==> flow/design.v <==
module conv(clk,rst,clear,w_w,w_in,if_w,if_in,out);
 input	clk;
 input	rst;
 input	clear;
 input	w_w;
 input	if_w;	
 input [16-1:0] w_in;
 input [16-1:0] if_in;
 output signed [16*2+1:0]out;
 wire signed [16*2:0]out1;
 reg signed [16-1:0] weight [2:0];
 reg signed [16-1:0] feature [2:0];
 always@(posedge rst  or posedge clk)
begin
if(rst)
begin
weight[0]<=16'd0;
weight[1]<=16'd0;
weight[2]<=16'd0;
feature[0]<=16'd0;
feature[1]<=16'd0;
feature[2]<=16'd0;
end
else if(clear)
begin
weight[0]<=16'd0;
weight[1]<=16'd0;
weight[2]<=16'd0;
feature[0]<=16'd0;
feature[1]<=16'd0;
feature[2]<=16'd0;
end
else
begin
if(w_w==1'b1 )
begin
weight[0]<=weight[1];
weight[1]<=weight[2];
weight[2]<=w_in;
end
if(if_w==1'b1 )
begin
feature[0]<=feature[1];
feature[1]<=feature[2];
feature[2]<=if_in;
end
end
end
assign out1 = weight[2]*feature[2]+weight[1]*feature[1]+weight[0]*feature[0];
assign out  ={out1[32],out1};
endmodule
module sat_adder(in0, in1, in2, sum);
input  signed[33:0]	in0, in1, in2;
output signed[15:0]	sum;
wire signed[35:0]temp=(in0+in1+in2);
assign sum=($signed(temp)>$signed(36'd255))?16'd255:($signed(temp)<$signed(36'd0))?16'd0:temp[15:0];
endmodule
module Controller (clk, rst, ROM_IF_A, ROM_W_A, ROM_IF_OE, ROM_W_OE, RAM_A, 
					RAM_WE, RAM_OE, sel_if, sel_w, clear, done);
  parameter INIT    = 3'b000,READ_W=3'b001,WRITE=3'b010,READ_C=3'b011,READ_9=3'b100,Done=3'b101;
  input         clk;
  input         rst;
  output reg [19:0] ROM_IF_A, ROM_W_A;
  output reg		ROM_IF_OE, ROM_W_OE;
  output reg [19:0] RAM_A;
  output reg		RAM_WE;
  output reg		RAM_OE;
  output reg [2:0]  sel_if, sel_w;
  output reg		clear;
  output reg 		done;
  reg	[2:0] tsel_if, tsel_w;
  reg   [2:0]  state,n_state;
  reg	[19:0] column;
  reg   [19:0]  row;
  reg   [3:0]	counter;
always@(posedge clk or posedge rst)begin 
if(rst)
	state<=INIT;
else
	state<=n_state;
end
always@(posedge clk or posedge rst)begin 
  if(rst)begin
    counter<=4'd0;
  end
else if(state==READ_W && counter==4'd9)
      counter<=4'd0;
  else if(state==READ_W)
     counter<=counter+4'd1;
  else if(state==READ_C)
     counter<=counter+4'd1;
  else if(state==READ_9)
     counter<=counter+4'd1;
  else if(state==WRITE || state==INIT)
     counter<=4'd0;
end
always@(*)begin 
    if(state==INIT)begin
    sel_w=3'b0;
      sel_if=3'b0;
end
else if(state==READ_W)
	begin
if(counter==4'd0)begin
                  sel_w=3'b000;
		  sel_if=3'b000;
              end
else  if(counter==4'd1)begin
  			sel_w=3'b001;
		  sel_if=3'b001;
end
else if(counter==4'd2)begin
  			sel_w=3'b001;
		  sel_if=3'b001;
end
else if(counter==4'd3)begin
  			sel_w=3'b001;
		  sel_if=3'b001;
end
else   if(counter==4'd4)begin
                  sel_w=3'b010;
		  sel_if=3'b010;
              end
else   if(counter==4'd5)begin
                  sel_w=3'b010;
		  sel_if=3'b010;
              end
else   if(counter==4'd6)begin
                  sel_w=3'b010;
		  sel_if=3'b010;
              end
else  if(counter==4'd7)begin
                  sel_w=3'b100;
	          sel_if=3'b100;
              end
else  if(counter==4'd8)begin
                  sel_w=3'b100;
	          sel_if=3'b100;
              end
else  if(counter==4'd9)begin
                  sel_w=3'b100;
	          sel_if=3'b100;
              end
else begin
 	           sel_w=3'b100;
	          sel_if=3'b100;
    end
end
else if(state==READ_C)
	begin
          if(counter==4'd0)begin
                  sel_if=3'b000;
	            sel_w=3'b000;
              end
         else if(counter==4'd1)begin
                  sel_if=3'b001;
			sel_w=3'b000;
              end
         else if(counter==4'd2)begin
                  sel_if=3'b010;
			sel_w=3'b000;
              end
	 else if(counter==4'd3)begin
                  sel_if=3'b100;
			sel_w=3'b000;
              end
else  begin
			sel_if=3'b100;
			sel_w=3'b000;
end
    end
else if(state==READ_9)begin
if(counter==4'd0)begin
                  sel_w=3'b000;
		  sel_if=3'b000;
              end
else  if(counter==4'd1)begin
  			sel_w=3'b000;
		  sel_if=3'b001;
end
else if(counter==4'd2)begin
  			sel_w=3'b000;
		  sel_if=3'b001;
end
else if(counter==4'd3)begin
  			sel_w=3'b000;
		  sel_if=3'b001;
end
else   if(counter==4'd4)begin
                  sel_w=3'b000;
		  sel_if=3'b010;
              end
else   if(counter==4'd5)begin
                  sel_w=3'b000;
		  sel_if=3'b010;
              end
else   if(counter==4'd6)begin
                  sel_w=3'b000;
		  sel_if=3'b010;
              end
else  if(counter==4'd7)begin
                  sel_w=3'b000;
	          sel_if=3'b100;
              end
else  if(counter==4'd8)begin
                  sel_w=3'b000;
	          sel_if=3'b100;
              end
else  if(counter==4'd9)begin
                  sel_w=3'b000;
	          sel_if=3'b100;
              end
else begin
sel_w=3'b000;
	          sel_if=3'b100;
end
end
	else if(state==WRITE)
   begin
	          sel_if=3'b000;
                  sel_w=3'b000;
    end
     else
begin
		sel_if=3'b000;
                  sel_w=3'b000;
end
end
always@(*)begin 
if(state==INIT)
RAM_A=20'd0;
if(column==20'd0)
RAM_A=(row<<8)+column;
else
RAM_A=(row<<8)+(column-20'd2);
end
always@(*)begin 
if(state==INIT)
ROM_IF_A=20'd0;
 else   if(state==READ_W)begin
   if(counter==4'd0)begin
    ROM_IF_A=(row<<8)+(row<<1)+column;
   end
  else if(counter==4'd1)begin
    ROM_IF_A=(row<<8)+(row<<1)+(column+20'd1);
   end
   else if(counter==4'd2)begin
    ROM_IF_A=(row<<8)+(row<<1)+(column+20'd2);
   end
   else if(counter==4'd3)begin
    ROM_IF_A=((row+20'd1)<<8)+((row+20'd1)<<1)+column;
   end
    else if(counter==4'd4)begin
    ROM_IF_A=((row+20'd1)<<8)+((row+20'd1)<<1)+(column+20'd1);
   end
    else if(counter==4'd5)begin
    ROM_IF_A=((row+20'd1)<<8)+((row+20'd1)<<1)+(column+20'd2);
   end
    else if(counter==4'd6)begin
    ROM_IF_A=((row+20'd2)<<8)+((row+20'd2)<<1)+column;
   end
    else if(counter==4'd7)begin
    ROM_IF_A=((row+20'd2)<<8)+((row+20'd2)<<1)+(column+20'd1);
   end
    else if(counter==4'd8)begin
    ROM_IF_A=((row+20'd2)<<8)+((row+20'd2)<<1)+(column+20'd2);
   end
    else if(counter==4'd9)begin
    ROM_IF_A=((row+20'd2)<<8)+((row+20'd2)<<1)+(column+20'd2);
   end
else ROM_IF_A=((row+20'd2)<<8)+((row+20'd2)<<1)+(column+20'd2);
   end
   else if(state==READ_9)begin
    if(counter==4'd0)begin
    ROM_IF_A=(row<<8)+(row<<1)+column;
   end
  else if(counter==4'd1)begin
    ROM_IF_A=(row<<8)+(row<<1)+(column+20'd1);
   end
   else if(counter==4'd2)begin
    ROM_IF_A=(row<<8)+(row<<1)+(column+20'd2);
   end
   else if(counter==4'd3)begin
    ROM_IF_A=((row+20'd1)<<8)+((row+20'd1)<<1)+column;
   end
    else if(counter==4'd4)begin
    ROM_IF_A=((row+20'd1)<<8)+((row+20'd1)<<1)+(column+20'd1);
   end
    else if(counter==4'd5)begin
    ROM_IF_A=((row+20'd1)<<8)+((row+20'd1)<<1)+(column+20'd2);
   end
    else if(counter==4'd6)begin
    ROM_IF_A=((row+20'd2)<<8)+((row+20'd2)<<1)+column;
   end
    else if(counter==4'd7)begin
    ROM_IF_A=((row+20'd2)<<8)+((row+20'd2)<<1)+(column+20'd1);
   end
    else if(counter==4'd8)begin
    ROM_IF_A=((row+20'd2)<<8)+((row+20'd2)<<1)+(column+20'd2);
   end
    else if(counter==4'd9)begin
    ROM_IF_A=((row+20'd2)<<8)+((row+20'd2)<<1)+(column+20'd2);
   end
else ROM_IF_A=((row+20'd2)<<8)+((row+20'd2)<<1)+(column+20'd2);
    end   
   else if(state==READ_C)begin
          if(counter==4'd0)begin
             ROM_IF_A=(row<<8)+(row<<1)+column;
          end
         else if(counter==4'd1)begin
             ROM_IF_A=((row+20'd1)<<8)+((row+20'd1)<<1)+column;
          end
         else if(counter==4'd2)begin
             ROM_IF_A=((row+20'd2)<<8)+((row+20'd2)<<1)+column;
          end
	 else if(counter==4'd3)begin
             ROM_IF_A=((row+20'd2)<<8)+((row+20'd2)<<1)+column;
          end
         else
 ROM_IF_A=((row+20'd2)<<8)+((row+20'd2)<<1)+column;
   end
else
ROM_IF_A=20'd0;
end
always@(*)begin 
   if(state==INIT)
ROM_W_A=20'd0;
 else   if(state==READ_W)begin
          if(counter==4'd0)begin
             ROM_W_A=20'd0;
              end
         else if(counter==4'd1)begin
             ROM_W_A=20'd1;
              end
         else if(counter==4'd2)begin
             ROM_W_A=20'd2;
              end
         else if(counter==4'd3)begin
             ROM_W_A=20'd3;
              end
         else if(counter==4'd4)begin
             ROM_W_A=20'd4;
              end
         else if(counter==4'd5)begin
             ROM_W_A=20'd5;
              end
         else if(counter==4'd6)begin
             ROM_W_A=20'd6;
              end
         else if(counter==4'd7)begin
             ROM_W_A=20'd7;
              end
         else if(counter==4'd8)begin
             ROM_W_A=20'd8;
              end
	else if(counter==4'd9)begin
	ROM_W_A=20'd8;
	end
else ROM_W_A=20'd8;
    end   
else
ROM_W_A=20'd0;
end
always@(posedge clk or posedge rst)begin 
  if(rst)begin
     column<=20'd0;
	 row<=20'd0;
  end
else if (column==20'd0 && state==WRITE)
begin
column<=column+20'd3;
end
  else if(state==WRITE && column==20'd257)begin
        column<=20'd0;
        row<=row+20'd1;
   end
  else if(state==WRITE)
   column<=column+20'd1;
  else if(state==READ_C)
  row<=row;
end
always@(*)begin 
  case(state)
       INIT:begin
            n_state=READ_W;
end
       READ_W:begin
                  if(counter==4'd9)
                     n_state=WRITE;
                  else
                     n_state=READ_W;
              end
       READ_C:begin
                  if(counter==4'd3)
                     n_state=WRITE;
                  else
                     n_state=READ_C;
              end
       READ_9:begin
                  if(counter==4'd9)
                     n_state=WRITE;
                  else
                     n_state=READ_9;
              end
       WRITE:begin
                  if(column==20'd257&&row==20'd255)
                     n_state=Done;
                  else if(column==20'd257)
                     n_state=READ_9;
                  else
                     n_state=READ_C;
              end
       Done:n_state=INIT;    
 default:n_state=Done;
endcase
end
always@(*)begin  
case(state)
INIT:begin
	ROM_IF_OE=1'b0;
	ROM_W_OE=1'b0;
	RAM_WE=1'b0;
	RAM_OE=1'b0;
	clear=1'b0;
	done=1'b0;
	end
READ_W:begin
        ROM_IF_OE=1'b1;
	ROM_W_OE=1'b1;
	RAM_WE=1'b0;
	RAM_OE=1'b0;
	clear=1'b0;
	done=1'b0;
      end
WRITE:begin
      ROM_IF_OE=1'b0;
	ROM_W_OE=1'b0;
	RAM_WE=1'b1;
	RAM_OE=1'b0;
	clear=1'b0;
	done=1'b0;
	end
READ_C:begin
      ROM_IF_OE=1'b1;
	ROM_W_OE=1'b0;
	RAM_WE=1'b0;
	RAM_OE=1'b0;
	clear=1'b0;
	done=1'b0;
	end
READ_9:begin
      ROM_IF_OE=1'b1;
	ROM_W_OE=1'b0;
	RAM_WE=1'b0;
	RAM_OE=1'b0;
	clear=1'b0;
	done=1'b0;
	end
Done:begin
      ROM_IF_OE=1'b0;
	ROM_W_OE=1'b0;
	RAM_WE=1'b0;
	RAM_OE=1'b0;
	clear=1'b0;
	done=1'b1;
	end
default:begin
	ROM_IF_OE=1'b0;
	ROM_W_OE=1'b0;
	RAM_WE=1'b0;
	RAM_OE=1'b0;
	clear=1'b0;
	done=1'b0;
	end
endcase
end
endmodule
`timescale 1ns/10ps
module system (clk, rst, ROM_IF_Q, ROM_W_Q, RAM_Q, ROM_IF_A, ROM_W_A,
  ROM_IF_OE, ROM_W_OE, RAM_A, RAM_WE, RAM_OE, RAM_D, done);
  input         clk;
  input         rst;
  input  [15:0] ROM_IF_Q, ROM_W_Q;
  input  [15:0] RAM_Q;
  output [19:0] ROM_IF_A, ROM_W_A;
  output		ROM_IF_OE, ROM_W_OE;
  output [19:0] RAM_A;
  output        RAM_WE;
  output        RAM_OE;
  output [15:0] RAM_D;
  output        done;
  wire [2:0]  sel_if, sel_w;
  wire 		  clear;
  wire [33:0]	out0, out1, out2;
  conv conv1 (
  .clk(clk), .rst(rst), .clear(clear), .w_w(sel_w[0]), .w_in(ROM_W_Q), .if_w(sel_if[0]), .if_in(ROM_IF_Q), .out(out0));
  conv conv2 (
  .clk(clk), .rst(rst), .clear(clear), .w_w(sel_w[1]), .w_in(ROM_W_Q), .if_w(sel_if[1]), .if_in(ROM_IF_Q), .out(out1));
  conv conv3 (
  .clk(clk), .rst(rst), .clear(clear), .w_w(sel_w[2]), .w_in(ROM_W_Q), .if_w(sel_if[2]), .if_in(ROM_IF_Q), .out(out2));
  sat_adder a1 (
  .in0(out0), .in1(out1), .in2(out2), .sum(RAM_D));
  Controller c1(
  .clk(clk), .rst(rst), .ROM_IF_A(ROM_IF_A), .ROM_W_A(ROM_W_A), .ROM_IF_OE(ROM_IF_OE),
  .ROM_W_OE(ROM_W_OE), .RAM_A(RAM_A), .RAM_WE(RAM_WE), .RAM_OE(RAM_OE), .sel_if(sel_if),
  .sel_w(sel_w), .clear(clear), .done(done));
endmodule
Wiki page: system / tool data

======== Step by step through the tools: system ========
Module system before and after one edit of its RTL, step after step.
Lines under "original" count in the file above, lines under "edited" in the edited file.
"difference": "edited" minus "original" as printed here. "relative change": 100 x difference / "original".
A cell with - has no value.
set-up
  top ..................................... system
  clock input ............................. clk
  library ................................. sky130hd
  timing corner ........................... tt_025C_1v80

======== The edit ========
Unified diff, file above to edited file.
A script made this edit. It changes what the design does and was not meant as an optimisation.
begin of diff
@@ -477,9 +477,9 @@
 endmodule
 `timescale 1ns/10ps
-module system (clk, rst, ROM_IF_Q, ROM_W_Q, RAM_Q, ROM_IF_A, ROM_W_A,
+module system (clk, rst, ROM_IF_Q, ROM_W_Q_in, RAM_Q, ROM_IF_A, ROM_W_A,
   ROM_IF_OE, ROM_W_OE, RAM_A, RAM_WE, RAM_OE, RAM_D, done);
   input         clk;
   input         rst;
-  input  [15:0] ROM_IF_Q, ROM_W_Q;
+  input  [15:0] ROM_IF_Q, ROM_W_Q_in;
   input  [15:0] RAM_Q;
   output [19:0] ROM_IF_A, ROM_W_A;
@@ -490,4 +490,6 @@
   output [15:0] RAM_D;
   output        done;
+  reg [15:0] ROM_W_Q;
+  always @(posedge clk) ROM_W_Q <= ROM_W_Q_in;
   wire [2:0]  sel_if, sel_w;
   wire 		  clear;
end of diff

======== Word level ========
Source: Yosys, flattened and elaborated. Widths are those after wreduce. Registers that Yosys merges into a memory's read port (data or address) are not register bits. Print and check cells do not count. Equal cells are merged and count once.
operators by class
  item                   original  edited  difference  relative change (%)
  reduce/logical cells   12        12      0           0.00
  mux-type cells         61        61      0           0.00
  add/sub/neg operators  29        29      0           0.00
  multipliers            9         9       0           0.00
  bitwise operators      1         1       0           0.00
  equal/unequal tests    15        15      0           0.00
  $lt $le $gt $ge        2         2       0           0.00
operators by type and width
  cell                                           original  edited  difference  relative change (%)
  two-way mux 20 bit                             27        27      0           0.00
  two-way mux 3 bit                              19        19      0           0.00
  adder 20 bit                                   14        14      0           0.00
  multiplier 16 x 16 -> 32 bit                   9         9       0           0.00
  two-way mux 4 bit                              6         6       0           0.00
  two-way mux 1 bit                              5         5       0           0.00
  equality test 4 x 3 -> 1 bit with constant B   4         4       0           0.00
  logical AND 1 bit                              4         4       0           0.00
  adder 33 x 32 -> 33 bit                        3         3       0           0.00
  adder 33 bit                                   3         3       0           0.00
  adder 20 x 1 -> 20 bit with constant B         2         2       0           0.00
  adder 20 x 2 -> 20 bit with constant B         2         2       0           0.00
  equality test 3 x 2 -> 1 bit with constant B   2         2       0           0.00
  equality test 3 bit with constant B            2         2       0           0.00
  equality test 4 x 2 -> 1 bit with constant B   2         2       0           0.00
  two-way mux 16 bit                             2         2       0           0.00
  adder 19 x 2 -> 19 bit with constant B         1         1       0           0.00
  adder 33 x 33 -> 34 bit                        1         1       0           0.00
  adder 34 x 33 -> 35 bit                        1         1       0           0.00
  adder 4 x 1 -> 4 bit with constant B           1         1       0           0.00
  equality test 20 x 8 -> 1 bit with constant B  1         1       0           0.00
  equality test 20 x 9 -> 1 bit with constant B  1         1       0           0.00
  equality test 3 x 1 -> 1 bit with constant B   1         1       0           0.00
  equality test 4 x 1 -> 1 bit with constant B   1         1       0           0.00
  equality test 4 bit with constant B            1         1       0           0.00
  > comparator 36 x 9 -> 1 bit with constant B   1         1       0           0.00
  zero test 20 bit                               1         1       0           0.00
  zero test 3 bit                                1         1       0           0.00
Not every row of either side is listed.
word-level totals
  item                         original  edited  difference  relative change (%)
  flip-flop bits (word level)  335       351     +16         +4.78
  bits of input ports          50        50      0           0.00
  output and inout port bits   81        81      0           0.00
  elaborated cells             151       152     +1          +0.66

======== Longest topological paths ========
Depth = most cells in a row (Yosys ltp): at word level without a register or memory, in the mapped netlist without a sequential cell, where the memories' decode and read muxes count.
logic depth
  item                          original  edited  difference  relative change (%)
  depth after elaboration       14        14      0           0.00
  ABC_AREA                      0         0       -           -
  depth in mapped cells         60        61      +1          +1.67
  mapped depth without buffers  58        60      +2          +3.45

======== After synthesis ========
Source: synth_stat.txt of the flow (Yosys; design flattened, memories mapped). It holds for the ABC_AREA given above (unset counts as 0); a run with the other value may have another netlist.
cells by type
  cell type                  original  edited  difference  relative change (%)
  sky130_fd_sc_hd__clkbuf_1  390       419     +29         +7.44
  sky130_fd_sc_hd__nor2_1    383       362     -21         -5.48
  sky130_fd_sc_hd__dfxtp_1   0         16      +16         -
  sky130_fd_sc_hd__nand2_1   1,446     1,431   -15         -1.04
  sky130_fd_sc_hd__nand2b_1  154       169     +15         +9.74
  sky130_fd_sc_hd__buf_2     15        1       -14         -93.33
  sky130_fd_sc_hd__xnor2_1   442       429     -13         -2.94
  sky130_fd_sc_hd__o21ai_0   254       267     +13         +5.12
  sky130_fd_sc_hd__o21a_1    77        87      +10         +12.99
  sky130_fd_sc_hd__o21bai_1  52        62      +10         +19.23
  sky130_fd_sc_hd__o21ai_1   14        4       -10         -71.43
  sky130_fd_sc_hd__nor2b_1   58        49      -9          -15.52
  sky130_fd_sc_hd__o221ai_1  13        4       -9          -69.23
  sky130_fd_sc_hd__a21o_1    151       143     -8          -5.30
  sky130_fd_sc_hd__o31ai_1   34        26      -8          -23.53
  sky130_fd_sc_hd__a21boi_0  17        9       -8          -47.06
  sky130_fd_sc_hd__inv_1     3,027     3,020   -7          -0.23
  sky130_fd_sc_hd__or3_1     37        44      +7          +18.92
Not every row of either side is listed.
synthesis totals
  item                             original   edited     difference  relative change (%)
  buffers                          451        463        +12         +2.66
  cell count                       13,217     13,192     -25         -0.19
  mapped flip-flops                338        354        +16         +4.73
  cell area after synthesis (µm²)  121,464.0  121,501.5  +37.5       +0.03
  sequential area (µm²)            8,459.4    8,779.7    +320.3      +3.79
The figures by module come from a second, unflattened synthesis with its own total; it is not the netlist above.
second synthesis, totals
  item                                           original   edited     difference  relative change (%)
  cells (unflattened synthesis)                  13,165     13,088     -77         -0.58
  area total of the unflattened synthesis (µm²)  121,129.9  120,653.2  -476.7      -0.39
Each row is one instance without its submodules.
by module, original
  module      area (µm²)  cells  sequential area (µm²)  times used
  conv        34,375.5    3,574  2,402.3                3
  Controller  14,796.7    2,051  1,252.5                1
  sat_adder   3,206.8     392    0.0                    1
  system      0.0         0      0.0                    1
by module, edited
  module      area (µm²)  cells  sequential area (µm²)  times used
  conv        34,172.8    3,545  2,402.3                3
  Controller  14,796.7    2,051  1,252.5                1
  sat_adder   3,017.9     386    0.0                    1
  system      320.3       16     320.3                  1

======== Path before layout ========
Path of least setup slack by OpenSTA after synthesis, without wires, with an ideal clock, recovery checks aside; 20% of the period is set as input and as output delay. Where synthesis merged equal registers, the netlist keeps one of their names.
timing path after synthesis
  item                                 original                      edited                        difference  relative change (%)
  path type                            flip-flop to output port      flip-flop to output port      -           -
  from                                 register conv2.feature[1][1]  register conv1.weight[2][11]  -           -
  to                                   output port RAM_D[3]          output port RAM_D[3]          -           -
  path buffers                         2                             1                             -1          -50.00
  driving pins on the path             54                            56                            +2          +3.70
  time at the first pin (ps)           0                             0                             0           -
  period (ps)                          22,000                        22,000                        0           0.00
  output delay (ps)                    4,400                         4,400                         0           0.00
  data required time (ps)              17,600                        17,600                        0           0.00
  path slack (ps)                      4,003                         3,757                         -246        -
  data arrival time (ps)               13,597                        13,843                        +246        +1.81
  path delay (ps)                      13,597                        13,843                        +246        +1.81
  period reached after synthesis (ps)  17,997                        18,243                        +246        +1.37
"path delay" = arrival - input delay + setup time.
At an output port there is no setup time.
"driving pins on the path": output pins that drive a net of the path, with the launching flip-flop's if there is one; two outputs of one cell count as two.
"period reached after synthesis" = period - worst setup slack (recovery checks aside). The figure is calculated, with input and output delays left at 20% of the set period.
The rows between start and end are the longest chain of elaborated cells between them; the timing report does not say that the signal goes this way. Where chains are equally long, one stands for them.
A line is the first line of the expression or statement that the cell stems from. Yosys adds cells for indexed reads and writes and turns some case tables into memories.
A register here has more assigning lines than the two given.
between the ends, after synthesis, original
  path through ............................ sky130_fd_sc_hd__dfrtp_1 sky130_fd_sc_hd__clkbuf_1 sky130_fd_sc_hd__nand2_1 sky130_fd_sc_hd__fa_1 sky130_fd_sc_hd__fa_1 sky130_fd_sc_hd__fa_1 sky130_fd_sc_hd__fa_1 sky130_fd_sc_hd__inv_1 sky130_fd_sc_hd__fa_1 sky130_fd_sc_hd__inv_1 sky130_fd_sc_hd__fa_1 sky130_fd_sc_hd__inv_1 sky130_fd_sc_hd__ha_1 sky130_fd_sc_hd__a21o_1 sky130_fd_sc_hd__a21o_1 sky130_fd_sc_hd__a21o_1 sky130_fd_sc_hd__o21a_1 sky130_fd_sc_hd__nor2_1 (+18 left out) sky130_fd_sc_hd__a41o_1 sky130_fd_sc_hd__o31a_1 sky130_fd_sc_hd__nor4_1 sky130_fd_sc_hd__a311oi_1 sky130_fd_sc_hd__fa_1 sky130_fd_sc_hd__inv_1 sky130_fd_sc_hd__ha_1 sky130_fd_sc_hd__buf_2 sky130_fd_sc_hd__nor3b_1 sky130_fd_sc_hd__a2111oi_2 sky130_fd_sc_hd__o21ai_1 sky130_fd_sc_hd__or4_1 sky130_fd_sc_hd__or4_1 sky130_fd_sc_hd__a211o_1 sky130_fd_sc_hd__nor4_1 sky130_fd_sc_hd__and4_1 sky130_fd_sc_hd__nand4_4 sky130_fd_sc_hd__o21a_1
  cells in the longest elaborated chain ... 8
  elaborated cells between the ends (all ways) .. 9
  RTL lines with such cells ............... 3
  those cells by class .................... add/sub (4); mul (1); compare (2); mux (2)
RTL lines, path after synthesis, original
  item                                  RTL line  text
  from (decl)                           12        reg signed [16-1:0] feature [2:0];
  from (assign)                         21        feature[1]<=16'd0;
  from (assign)                         44        feature[1]<=feature[2];
  multiplier 16 x 16 -> 32 bit          49        assign out1 = weight[2]*feature[2]+weight[1]*feature[1]+weight[0]*feature[0];
  adder 33 bit                          49
  adder 33 x 32 -> 33 bit               49
  adder 33 x 33 -> 34 bit               55        wire signed[35:0]temp=(in0+in1+in2);
  adder 34 x 33 -> 35 bit               55
  less-than comparator 36 x 1 -> 1 bit  56        assign sum=($signed(temp)>$signed(36'd255))?16'd255:($signed(temp)<$signed(36'd0))?16'd0:temp[15:0];
  two-way mux 16 bit x2                 56
  to (decl)                             490       output [15:0] RAM_D;
between the ends, after synthesis, edited
  path through ............................ sky130_fd_sc_hd__dfrtp_1 sky130_fd_sc_hd__clkbuf_1 sky130_fd_sc_hd__nand2_1 sky130_fd_sc_hd__fa_1 sky130_fd_sc_hd__fa_1 sky130_fd_sc_hd__inv_1 sky130_fd_sc_hd__fa_1 sky130_fd_sc_hd__fa_1 sky130_fd_sc_hd__fa_1 sky130_fd_sc_hd__inv_1 sky130_fd_sc_hd__fa_1 sky130_fd_sc_hd__inv_1 sky130_fd_sc_hd__ha_1 sky130_fd_sc_hd__a21o_1 sky130_fd_sc_hd__a31o_2 sky130_fd_sc_hd__a21oi_1 sky130_fd_sc_hd__o21ai_0 sky130_fd_sc_hd__a21oi_1 (+20 left out) sky130_fd_sc_hd__a311o_1 sky130_fd_sc_hd__a21oi_1 sky130_fd_sc_hd__xnor2_1 sky130_fd_sc_hd__fa_1 sky130_fd_sc_hd__inv_1 sky130_fd_sc_hd__ha_1 sky130_fd_sc_hd__nand2b_1 sky130_fd_sc_hd__o2111ai_1 sky130_fd_sc_hd__a2111oi_0 sky130_fd_sc_hd__nand3_1 sky130_fd_sc_hd__a311oi_1 sky130_fd_sc_hd__nand4_1 sky130_fd_sc_hd__a2111oi_0 sky130_fd_sc_hd__nand4_1 sky130_fd_sc_hd__nor4_2 sky130_fd_sc_hd__o31ai_1 sky130_fd_sc_hd__a31oi_2 sky130_fd_sc_hd__a21oi_1
  cells in the longest elaborated chain ... 8
  elaborated cells between the ends (all ways) .. 9
  RTL lines with such cells ............... 3
  those cells by class .................... add/sub (4); mul (1); compare (2); mux (2)
RTL lines, path after synthesis, edited
  item                                  RTL line  text
  from (decl)                           11        reg signed [16-1:0] weight [2:0];
  from (assign)                         19        weight[2]<=16'd0;
  from (assign)                         39        weight[2]<=w_in;
  multiplier 16 x 16 -> 32 bit          49        assign out1 = weight[2]*feature[2]+weight[1]*feature[1]+weight[0]*feature[0];
  adder 33 bit                          49
  adder 33 x 32 -> 33 bit               49
  adder 33 x 33 -> 34 bit               55        wire signed[35:0]temp=(in0+in1+in2);
  adder 34 x 33 -> 35 bit               55
  less-than comparator 36 x 1 -> 1 bit  56        assign sum=($signed(temp)>$signed(36'd255))?16'd255:($signed(temp)<$signed(36'd0))?16'd0:temp[15:0];
  two-way mux 16 bit x2                 56
  to (decl)                             490       output [15:0] RAM_D;

======== Worst path after layout ========
From the final timing report of the runs of pair A: the path of least setup slack in the routed layout; clock arrival at registers is part of the times.
The path's times are printed in steps of 10 ps; the period is the one set.
timing path after layout
  item                        original                     edited                        difference  relative change (%)
  path type                   flip-flop to output port     flip-flop to output port      -           -
  from                        register conv1.weight[2][4]  register conv3.weight[2][10]  -           -
  to                          output port RAM_D[2]         output port RAM_D[2]          -           -
  driving pins on the path    52                           52                            0           0.00
  path slack (ps)             540                          780                           +240        -
  time at the first pin (ps)  680                          710                           +30         +4.41
  data arrival time (ps)      16,580                       16,340                        -240        -1.45
  data required time (ps)     17,120                       17,120                        0           0.00
  period (ps)                 21,400                       21,400                        0           0.00
  path buffers                1                            3                             +2          +200.00
  output delay (ps)           4,280                        4,280                         0           0.00
The rows between start and end are the longest chain of elaborated cells between them; the timing report does not say that the signal goes this way. Where chains are equally long, one stands for them.
A register here has more assigning lines than the two given.
between the ends, after layout, original
  path through ............................ sky130_fd_sc_hd__dfrtp_1 sky130_fd_sc_hd__and2_1 sky130_fd_sc_hd__fa_1 sky130_fd_sc_hd__fa_1 sky130_fd_sc_hd__ha_1 sky130_fd_sc_hd__fa_1 sky130_fd_sc_hd__inv_1 sky130_fd_sc_hd__fa_1 sky130_fd_sc_hd__fa_1 sky130_fd_sc_hd__inv_1 sky130_fd_sc_hd__ha_1 sky130_fd_sc_hd__a2111oi_0 sky130_fd_sc_hd__o31ai_1 sky130_fd_sc_hd__nand2_1 sky130_fd_sc_hd__a21oi_1 sky130_fd_sc_hd__o21a_1 sky130_fd_sc_hd__nor2_1 sky130_fd_sc_hd__o21ai_0 (+16 left out) sky130_fd_sc_hd__o41a_1 sky130_fd_sc_hd__a41o_1 sky130_fd_sc_hd__nor2_1 sky130_fd_sc_hd__xor2_1 sky130_fd_sc_hd__fa_1 sky130_fd_sc_hd__inv_1 sky130_fd_sc_hd__ha_1 sky130_fd_sc_hd__a21o_1 sky130_fd_sc_hd__a21oi_1 sky130_fd_sc_hd__a21oi_1 sky130_fd_sc_hd__or4_1 sky130_fd_sc_hd__or4_1 sky130_fd_sc_hd__a211o_1 sky130_fd_sc_hd__nor4_1 sky130_fd_sc_hd__and4_1 sky130_fd_sc_hd__nand4_4 sky130_fd_sc_hd__o21a_1 sky130_fd_sc_hd__clkdlybuf4s50_1
  cells in the longest elaborated chain ... 8
  elaborated cells between the ends (all ways) .. 9
  RTL lines with such cells ............... 3
  those cells by class .................... add/sub (4); mul (1); compare (2); mux (2)
RTL lines, path after layout, original
  item                                  RTL line  text
  from (decl)                           11        reg signed [16-1:0] weight [2:0];
  from (assign)                         19        weight[2]<=16'd0;
  from (assign)                         39        weight[2]<=w_in;
  multiplier 16 x 16 -> 32 bit          49        assign out1 = weight[2]*feature[2]+weight[1]*feature[1]+weight[0]*feature[0];
  adder 33 bit                          49
  adder 33 x 32 -> 33 bit               49
  adder 33 x 33 -> 34 bit               55        wire signed[35:0]temp=(in0+in1+in2);
  adder 34 x 33 -> 35 bit               55
  less-than comparator 36 x 1 -> 1 bit  56        assign sum=($signed(temp)>$signed(36'd255))?16'd255:($signed(temp)<$signed(36'd0))?16'd0:temp[15:0];
  two-way mux 16 bit x2                 56
  to (decl)                             490       output [15:0] RAM_D;
between the ends, after layout, edited
  path through ............................ sky130_fd_sc_hd__dfrtp_1 sky130_fd_sc_hd__buf_4 sky130_fd_sc_hd__nand2_1 sky130_fd_sc_hd__fa_1 sky130_fd_sc_hd__inv_1 sky130_fd_sc_hd__fa_1 sky130_fd_sc_hd__inv_1 sky130_fd_sc_hd__fa_1 sky130_fd_sc_hd__fa_1 sky130_fd_sc_hd__fa_1 sky130_fd_sc_hd__fa_1 sky130_fd_sc_hd__inv_1 sky130_fd_sc_hd__ha_1 sky130_fd_sc_hd__nand4_1 sky130_fd_sc_hd__a211o_1 sky130_fd_sc_hd__a31oi_1 sky130_fd_sc_hd__nor2_1 sky130_fd_sc_hd__fa_1 (+16 left out) sky130_fd_sc_hd__xnor2_2 sky130_fd_sc_hd__fa_1 sky130_fd_sc_hd__inv_1 sky130_fd_sc_hd__ha_2 sky130_fd_sc_hd__inv_1 sky130_fd_sc_hd__a222oi_1 sky130_fd_sc_hd__o2111ai_1 sky130_fd_sc_hd__or4_1 sky130_fd_sc_hd__nor4_1 sky130_fd_sc_hd__nand4_1 sky130_fd_sc_hd__a2111oi_2 sky130_fd_sc_hd__nand4_1 sky130_fd_sc_hd__nor4_4 sky130_fd_sc_hd__o31ai_1 sky130_fd_sc_hd__a31oi_2 sky130_fd_sc_hd__buf_4 sky130_fd_sc_hd__a21oi_1 sky130_fd_sc_hd__clkdlybuf4s50_1
  cells in the longest elaborated chain ... 7
  elaborated cells between the ends (all ways) .. 8
  RTL lines with such cells ............... 3
  those cells by class .................... add/sub (3); mul (1); compare (2); mux (2)
RTL lines, path after layout, edited
  item                                  RTL line  text
  from (decl)                           11        reg signed [16-1:0] weight [2:0];
  from (assign)                         19        weight[2]<=16'd0;
  from (assign)                         39        weight[2]<=w_in;
  multiplier 16 x 16 -> 32 bit          49        assign out1 = weight[2]*feature[2]+weight[1]*feature[1]+weight[0]*feature[0];
  adder 33 bit                          49
  adder 33 x 32 -> 33 bit               49
  adder 34 x 33 -> 35 bit               55        wire signed[35:0]temp=(in0+in1+in2);
  less-than comparator 36 x 1 -> 1 bit  56        assign sum=($signed(temp)>$signed(36'd255))?16'd255:($signed(temp)<$signed(36'd0))?16'd0:temp[15:0];
  two-way mux 16 bit x2                 56
  to (decl)                             490       output [15:0] RAM_D;

======== Flow runs ========
Both versions went through the flow (Yosys, OpenROAD) with the same settings in each pair. Constraints: input delay and output delay 20% of the set period each, output load 0.01 pF.
flow settings, pair A
  CORE_UTILIZATION ........................ 40
  period_ns ............................... 21.4
  CAP_MARGIN .............................. 20
  CORE_MARGIN ............................. 2
  SLEW_MARGIN ............................. 20
results, pair A
  item                                   original   edited     difference  relative change (%)
  period reached (ps)                    20,858     20,621     -237        -1.14
  final design utilization (%)           42.5       42.7       +0.2        -
  setup total negative slack (ps)        0          0          0           -
  power consumption (mW)                 1.769      1.714      -0.055      -3.11
  setup slack of the critical path (ps)  542        779        +237        -
  die footprint (µm²)                    308,086.0  308,180.0  +94.0       +0.03
  netlist area reported by Yosys (µm²)   121,464.0  121,501.5  +37.5       +0.03
flow settings, pair B
  CELL_PAD_IN_SITES_GLOBAL_PLACEMENT ...... 1
  CORE_MARGIN ............................. 9
  CORE_UTILIZATION ........................ 40
  GPL_ROUTABILITY_DRIVEN .................. 1
  GPL_TIMING_DRIVEN ....................... 0
  PLACE_DENSITY_LB_ADDON .................. 0.11
  SLEW_MARGIN ............................. 40
  TNS_END_PERCENT ......................... 35
  period_ns ............................... 17.0
  CAP_MARGIN .............................. 20
results, pair B
  item                                   original   edited     difference  relative change (%)
  period reached (ps)                    18,853     19,422     +569        +3.02
  final design utilization (%)           44.8       44.4       -0.4        -
  setup total negative slack (ps)        -14,361    -18,821    -4,460      -
  power consumption (mW)                 2.258      2.300      +0.042      +1.86
  setup slack of the critical path (ps)  -1,853     -2,422     -569        -
  die footprint (µm²)                    323,824.0  323,920.0  +96.0       +0.03
  netlist area reported by Yosys (µm²)   121,464.0  121,501.5  +37.5       +0.03
"period reached": clock period set for the run, less the worst setup slack. It is reckoned from that one timing run; input and output delays stay at 20% of the period that was set.
"power consumption" rests on the timing tool's default activity at the inputs, not on a simulated workload.
